==> flow/design.v <==
module pe_fc(
		input clk,
		input rst_n,
		input signed [7:0] data_i,
		input signed [7:0] weight_i,
		input signed [15:0] bias_i,
		input en,
		input bias_en,
		input flush,
		output reg signed [31:0] data_o
);
reg signed [15:0] mul;
reg signed [15:0] add;    
always @(posedge clk or negedge rst_n) begin
	if (!rst_n)
		mul <= 0;
	else 
		mul <= data_i * weight_i;
end
always @(*) begin
	if (en)
		add = mul;
	else if (bias_en)
		add = bias_i;
	else
		add = 0;
end
always @(posedge clk or negedge rst_n) begin
	if (!rst_n)
		data_o <= 0;
	else if (flush)
		data_o <= mul;
	else 
		data_o <= data_o + add;
end
endmodule
module fc_top(
	input wire clk,
	input wire rst_n,
	input wire valid_i,
	input wire [9*8-1:0] data_in,
	input wire [9*8-1:0] weight1,
	input wire [9*8-1:0] weight2,
	input wire [31:0] bias,
	output reg valid_o,
	output reg [7:0] data1_o,
	output reg [7:0] data2_o
);
parameter M0 = 4'd11;  
parameter n = 15;  
reg [9*8-1:0] weight1_inst;
reg [9*8-1:0] weight2_inst;
reg [32-1:0]  bias_inst;
wire signed [7:0] input_div [8:0];
wire signed [7:0] weight1_div [8:0];
wire signed [7:0] weight2_div [8:0];
wire signed [15:0] bias1;
wire signed [15:0] bias2;
reg       fc_en;
reg [3:0] cnt;
reg [5:0] num_cnt;
reg pe_en;
reg bias_en;
reg flush;
reg signed [7:0] pe_data;
reg signed [7:0] pe_weight1;
reg signed [7:0] pe_weight2;
wire signed [31:0] data_o_1,data_o_2;
reg signed [35:0] data_big_1, data_big_2;
genvar input_allo;
generate for (input_allo=0; input_allo<9; input_allo=input_allo+1)
	begin: INPUT_ALLOCATION
		assign input_div[input_allo] = data_in[(input_allo+1)*8 -1-:8];	
	end
endgenerate
genvar weight_allo;
generate for (weight_allo=0; weight_allo<9; weight_allo=weight_allo+1)
	begin: WEIGHT_ALLOCATION
		assign weight1_div[weight_allo] = weight1_inst[(weight_allo+1)*8 -1-:8];	
		assign weight2_div[weight_allo] = weight2_inst[(weight_allo+1)*8 -1-:8];	
	end
endgenerate
assign bias1 = bias_inst[15:0];
assign bias2 = bias_inst[31:16];
always @(posedge clk or negedge rst_n) begin
	if (!rst_n)
		weight1_inst <= 0;
	else if (valid_i)
		weight1_inst <= weight1;
end
always @(posedge clk or negedge rst_n) begin
	if (!rst_n)
		weight2_inst <= 0;
	else if (valid_i)
		weight2_inst <= weight2;
end
always @(posedge clk or negedge rst_n) begin
	if (!rst_n)
		bias_inst <= 0;
	else if (valid_i)
		bias_inst <= bias;
end
always @(posedge clk or negedge rst_n) begin
	if (!rst_n)
		fc_en <= 1'b0;
	else if (valid_i)
		fc_en <= 1'b1;
	else if (cnt == 4'd11)
		fc_en <= 1'b0;
end
always @(posedge clk or negedge rst_n) begin
	if (!rst_n)
		cnt <= 0;
	else if (cnt == 4'd12)
		cnt <= 0;
	else if (valid_i | fc_en)
		cnt <= cnt + 1'b1;
end
always @(posedge clk or negedge rst_n) begin
	if (!rst_n)
		num_cnt <= 0;
	else if (num_cnt == 6'd32 && valid_i)
		num_cnt <= 6'd1;
	else if (valid_i)
		num_cnt <= num_cnt + 1'b1;
end
always @(posedge clk or negedge rst_n) begin
	if (!rst_n)
		pe_en <= 1'b0;
	else if ((cnt>= 5'd1) && (cnt<= 5'd9))
		pe_en <= 1'b1;
	else 
		pe_en <= 1'b0;
end
always @(posedge clk or negedge rst_n) begin
	if (!rst_n)
		bias_en <= 1'b0;
	else if ((cnt== 5'd10) && (num_cnt == 6'd1))
		bias_en <= 1'b1;
	else 
		bias_en <= 1'b0;
end
always @(posedge clk or negedge rst_n) begin
	if (!rst_n)
		flush <= 1'b0;
	else if ((cnt== 5'd1) && (num_cnt == 6'd1))
		flush <= 1'b1;
	else 
		flush <= 1'b0;
end
always @(*) begin
	if ((cnt>= 5'd1) && (cnt<= 5'd9))
		pe_data = input_div[cnt-1];
	else
		pe_data = 0;
end
always @(*) begin
	if ((cnt>= 5'd1) && (cnt<= 5'd9))
		pe_weight1 = weight1_div[cnt-1];
	else
		pe_weight1 = 0;
end
always @(*) begin
	if ((cnt>= 5'd1) && (cnt<= 5'd9))
		pe_weight2 = weight2_div[cnt-1];
	else
		pe_weight2 = 0;
end
pe_fc u_pe_fc1(
	.clk(clk),
	.rst_n(rst_n),
	.data_i(pe_data),
	.weight_i(pe_weight1),
	.bias_i(bias1),
	.en(pe_en),
	.bias_en(bias_en),
	.flush(flush),
	.data_o(data_o_1)
);
pe_fc u_pe_fc2(
	.clk(clk),
	.rst_n(rst_n),
	.data_i(pe_data),
	.weight_i(pe_weight2),
	.bias_i(bias2),
	.en(pe_en),
	.bias_en(bias_en),
	.flush(flush),
	.data_o(data_o_2)
);
always @(posedge clk or negedge rst_n) begin
	if (!rst_n)
		data_big_1 <= 0;
	else
		data_big_1 <= data_o_1 * $signed({1'b0, M0});
end
always @(posedge clk or negedge rst_n) begin
	if (!rst_n)
		data_big_2 <= 0;
	else
		data_big_2 <= data_o_2 * $signed({1'b0, M0});
end
always@(posedge clk or negedge rst_n) begin  
	if(!rst_n)
		data1_o <= 0;
	else if((cnt== 5'd12) && (num_cnt == 6'd32)) begin
		if (data_big_1[35])
			data1_o <= (&data_big_1[35:22])?data_big_1[22:15]:8'h80;
		else 
			data1_o <= data_big_1[35:22]?8'h7f:data_big_1[22:15];
	end
end
always@(posedge clk or negedge rst_n) begin  
	if(!rst_n)
		data2_o <= 0;
	else if((cnt== 5'd12) && (num_cnt == 6'd32)) begin
		if (data_big_2[35])
			data2_o <= (&data_big_2[35:22])?data_big_2[22:15]:8'h80;
		else 
			data2_o <= data_big_2[35:22]?8'h7f:data_big_2[22:15];
	end
end
always@(posedge clk or negedge rst_n) begin
	if(!rst_n)
		valid_o <= 1'b0;
	else if (valid_o)
		valid_o <= 1'b0;
	else if ((cnt== 5'd12) && (num_cnt == 6'd32))
		valid_o <= 1'b1;
end
endmodule 
### Reports on fc_top

Tool output for the design above, in the order of the flow.
Lines are those of the file above, counted from 1.
Cell names lack the library's common part.
Not given: -

| set-up | value |
|---|---|
| top module | fc_top |
| clock | clk |
| cell library | sky130hd |
| corner | tt_025C_1v80 |

### Elaborated design

Source: Yosys, flattened and elaborated. Widths are those after wreduce. Registers that Yosys merges into a memory's read port (data or address) are not register bits. Print and check cells do not count. Equal cells are merged and count once.

| bit counts | value |
|---|---|
| bits in registers | 375 |
| bits of input ports | 251 |
| output and inout bits | 17 |
| elaborated cells | 86 |

| operators by class | value |
|---|---|
| add/subtract/negate cells | 5 |
| multiply operators | 4 |
| $lt $le $gt $ge | 2 |
| equal/unequal tests | 14 |
| multiplexer cells | 29 |
| bitwise logic cells | 1 |
| reductions and logical operators | 13 |

Operator list:

| cell | number |
|---|---|
| multiplier 32 x 5 -> 36 bit (second input constant) | 2 |
| multiplier 8 x 8 -> 16 bit | 2 |
| case mux 8 bit (select 9 bit) | 3 |
| 2-to-1 mux 8 bit | 9 |
| adder 32 x 16 -> 32 bit | 2 |
| 2-to-1 mux 32 bit | 2 |
| 2-to-1 mux 16 bit | 4 |
| AND reduction 14 bit | 2 |
| nonzero test 14 bit | 2 |
| equality test 4 x 3 -> 1 bit (second input constant) | 4 |
| equality test 4 bit (second input constant) | 4 |
| 2-to-1 mux 6 bit | 2 |
| equality test 4 x 1 -> 1 bit (second input constant) | 2 |
| equality test 4 x 2 -> 1 bit (second input constant) | 2 |
| 2-to-1 mux 4 bit | 2 |
| 2-to-1 mux 1 bit | 7 |
| nonzero test 2 bit | 3 |
| adder 6 x 1 -> 6 bit (second input constant) | 1 |
| equality test 6 x 1 -> 1 bit (second input constant) | 1 |
| equality test 6 bit (second input constant) | 1 |
| logical AND 1 bit | 5 |
| adder 4 x 1 -> 4 bit (second input constant) | 1 |
| subtractor 4 x 1 -> 4 bit (second input constant) | 1 |
| greater-or-equal comparator 4 x 1 -> 1 bit (second input constant) | 1 |
| <= comparator 4 bit (second input constant) | 1 |
| zero test 4 bit | 1 |
| OR 1 bit | 1 |

### Longest topological paths

Depth = most cells in a row (Yosys ltp): at word level without a register or memory, in the mapped netlist without a sequential cell, where the memories' decode and read muxes count.

| depth | value |
|---|---|
| word-level depth | 5 |
| ABC_AREA | 0 |
| gate-level depth with buffers | 30 |
| depth with buffers taken out | 27 |

### After synthesis

The flow's flattened synthesis, as Yosys stat reports it; memories are mapped. The netlist is that of the ABC_AREA named above (0 if unset); the other value can give another one.

| mapped netlist | value |
|---|---|
| cell count | 2922 |
| cell area after synthesis | 0.028112 mm2 |
| area of sequential cells | 0.0086333 mm2 |
| mapped flip-flops | 345 |
| buffer cells | 114 |

Cells by type:

| type | number | total area (um2) |
|---|---|---|
| dfrtp_1 | 345 | 8633.28 |
| fa_1 | 169 | 3.38E+03 |
| ha_1 | 258 | 3.23E+03 |
| mux2_2 | 187 | 2105.77 |
| inv_1 | 487 | 1.83E+03 |
| xnor2_1 | 95 | 832.048 |
| o21ai_0 | 153 | 765.734 |
| a21oi_1 | 126 | 630.605 |
| nand2_1 | 150 | 563.04 |
| nor2_1 | 143 | 536.765 |
| a21o_1 | 61 | 457.939 |
| a22o_1 | 49 | 429.162 |
| xor2_1 | 37 | 324.061 |
| a22oi_1 | 40 | 300.288 |
| clkbuf_1 | 74 | 277.766 |
| nand3_1 | 51 | 255.245 |
| a222oi_1 | 24 | 240.23 |
| nand4_1 | 35 | 218.96 |

Not listed: further types 59, cells in them 438.
The figures by module come from a second, unflattened synthesis with its own total; it is not the netlist above.

| unflattened totals | value |
|---|---|
| cell total of the unflattened synthesis | 2831 |
| area (unflattened synthesis) | 0.0277691 mm2 |

Rows give one instance, submodules left out.

Modules:

| module | instances | cells | area (mm2) | sequential area (mm2) |
|---|---|---|---|---|
| fc_top | 1 | 1553 | 0.0162481 | 0.006231 |
| pe_fc | 2 | 639 | 0.0057605 | 0.0012012 |

### Worst setup path after synthesis

Path of least setup slack by OpenSTA after synthesis, without wires, with an ideal clock, recovery checks aside; 20% of the period is set as input and as output delay. Where synthesis merged equal registers, the netlist keeps one of their names.

| timing path post-synthesis | value |
|---|---|
| path type | in2reg |
| start point | input port data_in[39] |
| end point | register u_pe_fc1.mul[14] |
| clock period | 8.0 ns |
| input delay | 1.600 ns |
| library setup time | 0.116 ns |
| time at the first pin | 1.600 ns |
| data arrival time | 6.485 ns |
| data required time | 7.884 ns |
| path slack | 1.400 ns |
| path delay | 5.001 ns |
| stages on the path | 23 |
| path buffers | 1 |
| period reached after synthesis | 6.6 ns |

"path delay" = arrival - input delay + setup time.
"stages on the path": output pins that drive a net of the path, with the launching flip-flop's if there is one; two outputs of one cell count as two.
"period reached after synthesis" is the clock period less the worst setup slack; recovery checks do not enter. This is arithmetic on one report: input and output delays are still those of the set period (20% each).
Between the ends stands the longest chain of elaborated cells between them, by number of cells; it is not shown to be the way that was timed. Of several equally long chains one is given.
A line is the first line of the expression or statement that the cell stems from. Yosys adds cells for indexed reads and writes and turns some case tables into memories.

| between the ends, post-synthesis | value |
|---|---|
| path through | a222oi_1 -> nand2_1 -> a32oi_1 -> nand4_1 -> nand2_1 -> clkbuf_1 -> nor2_1 -> fa_1 -> inv_1 -> fa_1 -> inv_1 -> fa_1 -> inv_1 -> fa_1 -> inv_1 -> ha_1 -> o21ai_0 -> a21boi_0 -> o21ai_0 -> a21boi_0 -> o21ai_0 -> nor2b_1 -> o311ai_0 |
| cells in the longest elaborated chain | 3 |
| elaborated cells on any way between the ends | 3 |
| RTL lines with such cells | 3 |
| those cells by class | mul (1); mux (2) |

RTL lines, path post-synthesis:

| item | line | RTL |
|---|---|---|
| start: declaration | 41 | `input wire [9*8-1:0] data_in,` |
| case mux 8 bit (select 9 bit) | 153 | `pe_data = input_div[cnt-1];` |
| 2-to-1 mux 8 bit | 152 | `if ((cnt>= 5'd1) && (cnt<= 5'd9))` |
| multiplier 8 x 8 -> 16 bit | 18 | `mul <= data_i * weight_i;` |
| end: assignment | 16 | `mul <= 0;` |
| end: assignment | 18 |  |
| end: declaration | 12 | `reg signed [15:0] mul;` |

### Timing after layout

Path of least setup slack in the final report of run 1 (OpenROAD, finished layout, wires in). Where an end is a register, its clock arrival counts in the times.

| timing path after layout | value |
|---|---|
| path type | reg2reg |
| start point | register cnt[1] |
| end point | register u_pe_fc1.mul[15] |
| clock period | 6.75 ns |
| library setup time | 0.06 ns |
| time at the first pin | 0.56 ns |
| data arrival time | 6.76 ns |
| data required time | 7.25 ns |
| path slack | 0.49 ns |
| stages on the path | 30 |
| path buffers | 4 |

Between the ends stands the longest chain of elaborated cells between them, by number of cells; it is not shown to be the way that was timed. Of several equally long chains one is given.
A register here has more assigning lines than the two given.

| between the ends, after layout | value |
|---|---|
| path through | dfrtp_1 -> inv_2 -> ha_4 -> buf_12 -> nand3b_1 -> o41ai_4 -> buf_4 -> and2_4 -> buf_12 -> a22o_1 -> a221oi_1 -> and3_2 -> nand2b_2 -> nand2_1 -> fa_1 -> fa_1 -> inv_1 -> fa_1 -> inv_1 -> fa_1 -> inv_1 -> ha_1 -> buf_4 -> inv_1 -> o21ai_2 -> a21oi_2 -> o21ai_2 -> a41oi_2 -> a21oi_1 -> xnor2_1 |
| cells in the longest elaborated chain | 5 |
| elaborated cells on any way between the ends | 18 |
| those cells by class | add/sub (1); mul (1); compare (2); eq/ne (8); mux (4); reduce/logical (2) |

RTL lines, path after layout:

| item | line | RTL |
|---|---|---|
| start: declaration | 60 | `reg [3:0] cnt;` |
| start: assignment | 113 | `cnt <= 0;` |
| start: assignment | 117 | `cnt <= cnt + 1'b1;` |
| subtractor 4 x 1 -> 4 bit | 153 | `pe_data = input_div[cnt-1];` |
| equality test 4 bit | 153 |  |
| case mux 8 bit (select 9 bit) | 153 |  |
| 2-to-1 mux 8 bit | 152 | `if ((cnt>= 5'd1) && (cnt<= 5'd9))` |
| multiplier 8 x 8 -> 16 bit | 18 | `mul <= data_i * weight_i;` |
| end: assignment | 16 | `mul <= 0;` |
| end: assignment | 18 |  |
| end: declaration | 12 | `reg signed [15:0] mul;` |

FLOW RESULTS
============

Below are 6 stored runs of the flow (Yosys, OpenROAD; platform sky130hd) on fc_top, each with its settings and what was measured, unordered. Constraints: input delay and output delay 20% of the set period each, output load 0.01 pF.
"achieved clock period": clock period set for the run, less the worst setup slack. It is reckoned from that one timing run; input and output delays stay at 20% of the period that was set.
"allowed time less slack (worst setup path)": the worst setup path's part of the clock period (all of it between registers, 20% less for each end at a port) less its slack. A launch clock that arrives late makes it longer, a capture clock that arrives late makes it shorter.

#### Run 1

| setting | value |
|---|---|
| CELL_PAD_IN_SITES_DETAIL_PLACEMENT | `1` |
| CORE_ASPECT_RATIO | `1.49` |
| CORE_MARGIN | `6` |
| CORE_UTILIZATION | `31` |
| CTS_CLUSTER_DIAMETER | `363` |
| CTS_CLUSTER_SIZE | `41` |
| GPL_ROUTABILITY_DRIVEN | `0` |
| HOLD_SLACK_MARGIN | `0.13` |
| MIN_ROUTING_LAYER | `met1` |
| PLACE_DENSITY_LB_ADDON | `0.22` |
| SETUP_SLACK_MARGIN | `0.34` |
| period_ns | `6.75` |
| CAP_MARGIN | `20` |
| SLEW_MARGIN | `20` |

| result | value |
|---|---|
| utilization after routing | 0.378 |
| post-route setup TNS | 0.000 ns |
| die footprint | 0.0981986 mm2 |
| achieved clock period | 6.264 ns |
| worst hold slack | 0.431 ns |
| standard-cell area after routing | 0.0339363 mm2 |
| allowed time less slack (worst setup path) | 6.26 ns |
| worst setup path type | reg2reg |
| worst slack on setup checks | 0.486 ns |
| chip area in the Yosys report | 0.028112 mm2 |

#### Run 2

| setting | value |
|---|---|
| CAP_MARGIN | `5` |
| CELL_PAD_IN_SITES_GLOBAL_PLACEMENT | `1` |
| CORE_MARGIN | `3` |
| CORE_UTILIZATION | `49` |
| CTS_CLUSTER_DIAMETER | `252` |
| GPL_ROUTABILITY_DRIVEN | `0` |
| PLACE_DENSITY_LB_ADDON | `0.08` |
| SLEW_MARGIN | `5` |
| period_ns | `8.2` |

| result | value |
|---|---|
| achieved clock period | 7.448 ns |
| allowed time less slack (worst setup path) | 7.45 ns |
| worst setup path type | reg2reg |
| standard-cell area after routing | 0.0329241 mm2 |
| worst hold slack | 0.428 ns |
| chip area in the Yosys report | 0.028112 mm2 |
| worst slack on setup checks | 0.752 ns |
| die footprint | 0.0602825 mm2 |
| post-route setup TNS | 0.000 ns |
| utilization after routing | 0.582 |

#### Run 3

| setting | value |
|---|---|
| CORE_UTILIZATION | `60` |
| PLACE_DENSITY | `0.6` |
| period_ns | `7.57` |
| CAP_MARGIN | `20` |
| CORE_MARGIN | `2` |
| SLEW_MARGIN | `20` |

| result | value |
|---|---|
| allowed time less slack (worst setup path) | 7.13 ns |
| worst setup path type | reg2reg |
| achieved clock period | 7.134 ns |
| chip area in the Yosys report | 0.028112 mm2 |
| post-route setup TNS | 0.000 ns |
| die footprint | 0.0486004 mm2 |
| worst hold slack | 0.423 ns |
| utilization after routing | 0.71 |
| standard-cell area after routing | 0.0328991 mm2 |
| worst slack on setup checks | 0.436 ns |

#### Run 4

| setting | value |
|---|---|
| CORE_UTILIZATION | `40` |
| PLACE_DENSITY | `0.6` |
| period_ns | `8.0` |
| CAP_MARGIN | `20` |
| CORE_MARGIN | `2` |
| SLEW_MARGIN | `20` |

| result | value |
|---|---|
| worst hold slack | 0.422 ns |
| allowed time less slack (worst setup path) | 7.39 ns |
| worst setup path type | reg2reg |
| utilization after routing | 0.477 |
| standard-cell area after routing | 0.0332807 mm2 |
| achieved clock period | 7.390 ns |
| die footprint | 0.0724175 mm2 |
| chip area in the Yosys report | 0.028112 mm2 |
| worst slack on setup checks | 0.610 ns |
| post-route setup TNS | 0.000 ns |

#### Run 5

| setting | value |
|---|---|
| ABC_AREA | `1` |
| CAP_MARGIN | `30` |
| CELL_PAD_IN_SITES_GLOBAL_PLACEMENT | `1` |
| CORE_ASPECT_RATIO | `0.52` |
| CORE_MARGIN | `9` |
| CORE_UTILIZATION | `41` |
| CTS_CLUSTER_DIAMETER | `121` |
| CTS_CLUSTER_SIZE | `65` |
| GPL_ROUTABILITY_DRIVEN | `0` |
| GPL_TIMING_DRIVEN | `0` |
| MIN_ROUTING_LAYER | `met2` |
| PLACE_DENSITY | `0.6` |
| SLEW_MARGIN | `15` |
| TNS_END_PERCENT | `20` |
| period_ns | `8.0` |

| result | value |
|---|---|
| achieved clock period | 7.819 ns |
| utilization after routing | 0.48 |
| worst hold slack | 0.457 ns |
| allowed time less slack (worst setup path) | 7.82 ns |
| worst setup path type | reg2reg |
| standard-cell area after routing | 0.0358394 mm2 |
| post-route setup TNS | 0.000 ns |
| die footprint | 0.0866435 mm2 |
| worst slack on setup checks | 0.181 ns |
| chip area in the Yosys report | 0.0311061 mm2 |

#### Run 6

| setting | value |
|---|---|
| CAP_MARGIN | `0` |
| CELL_PAD_IN_SITES_GLOBAL_PLACEMENT | `3` |
| CORE_ASPECT_RATIO | `1.09` |
| CORE_MARGIN | `9` |
| CORE_UTILIZATION | `41` |
| CTS_CLUSTER_DIAMETER | `121` |
| CTS_CLUSTER_SIZE | `65` |
| GPL_ROUTABILITY_DRIVEN | `0` |
| MIN_ROUTING_LAYER | `met2` |
| PLACE_DENSITY | `0.6` |
| SLEW_MARGIN | `15` |
| period_ns | `8.0` |

| result | value |
|---|---|
| chip area in the Yosys report | 0.028112 mm2 |
| die footprint | 0.0783244 mm2 |
| allowed time less slack (worst setup path) | 7.50 ns |
| worst setup path type | reg2reg |
| utilization after routing | 0.483 |
| achieved clock period | 7.497 ns |
| post-route setup TNS | 0.000 ns |
| worst hold slack | 0.438 ns |
| standard-cell area after routing | 0.0325212 mm2 |
| worst slack on setup checks | 0.503 ns |
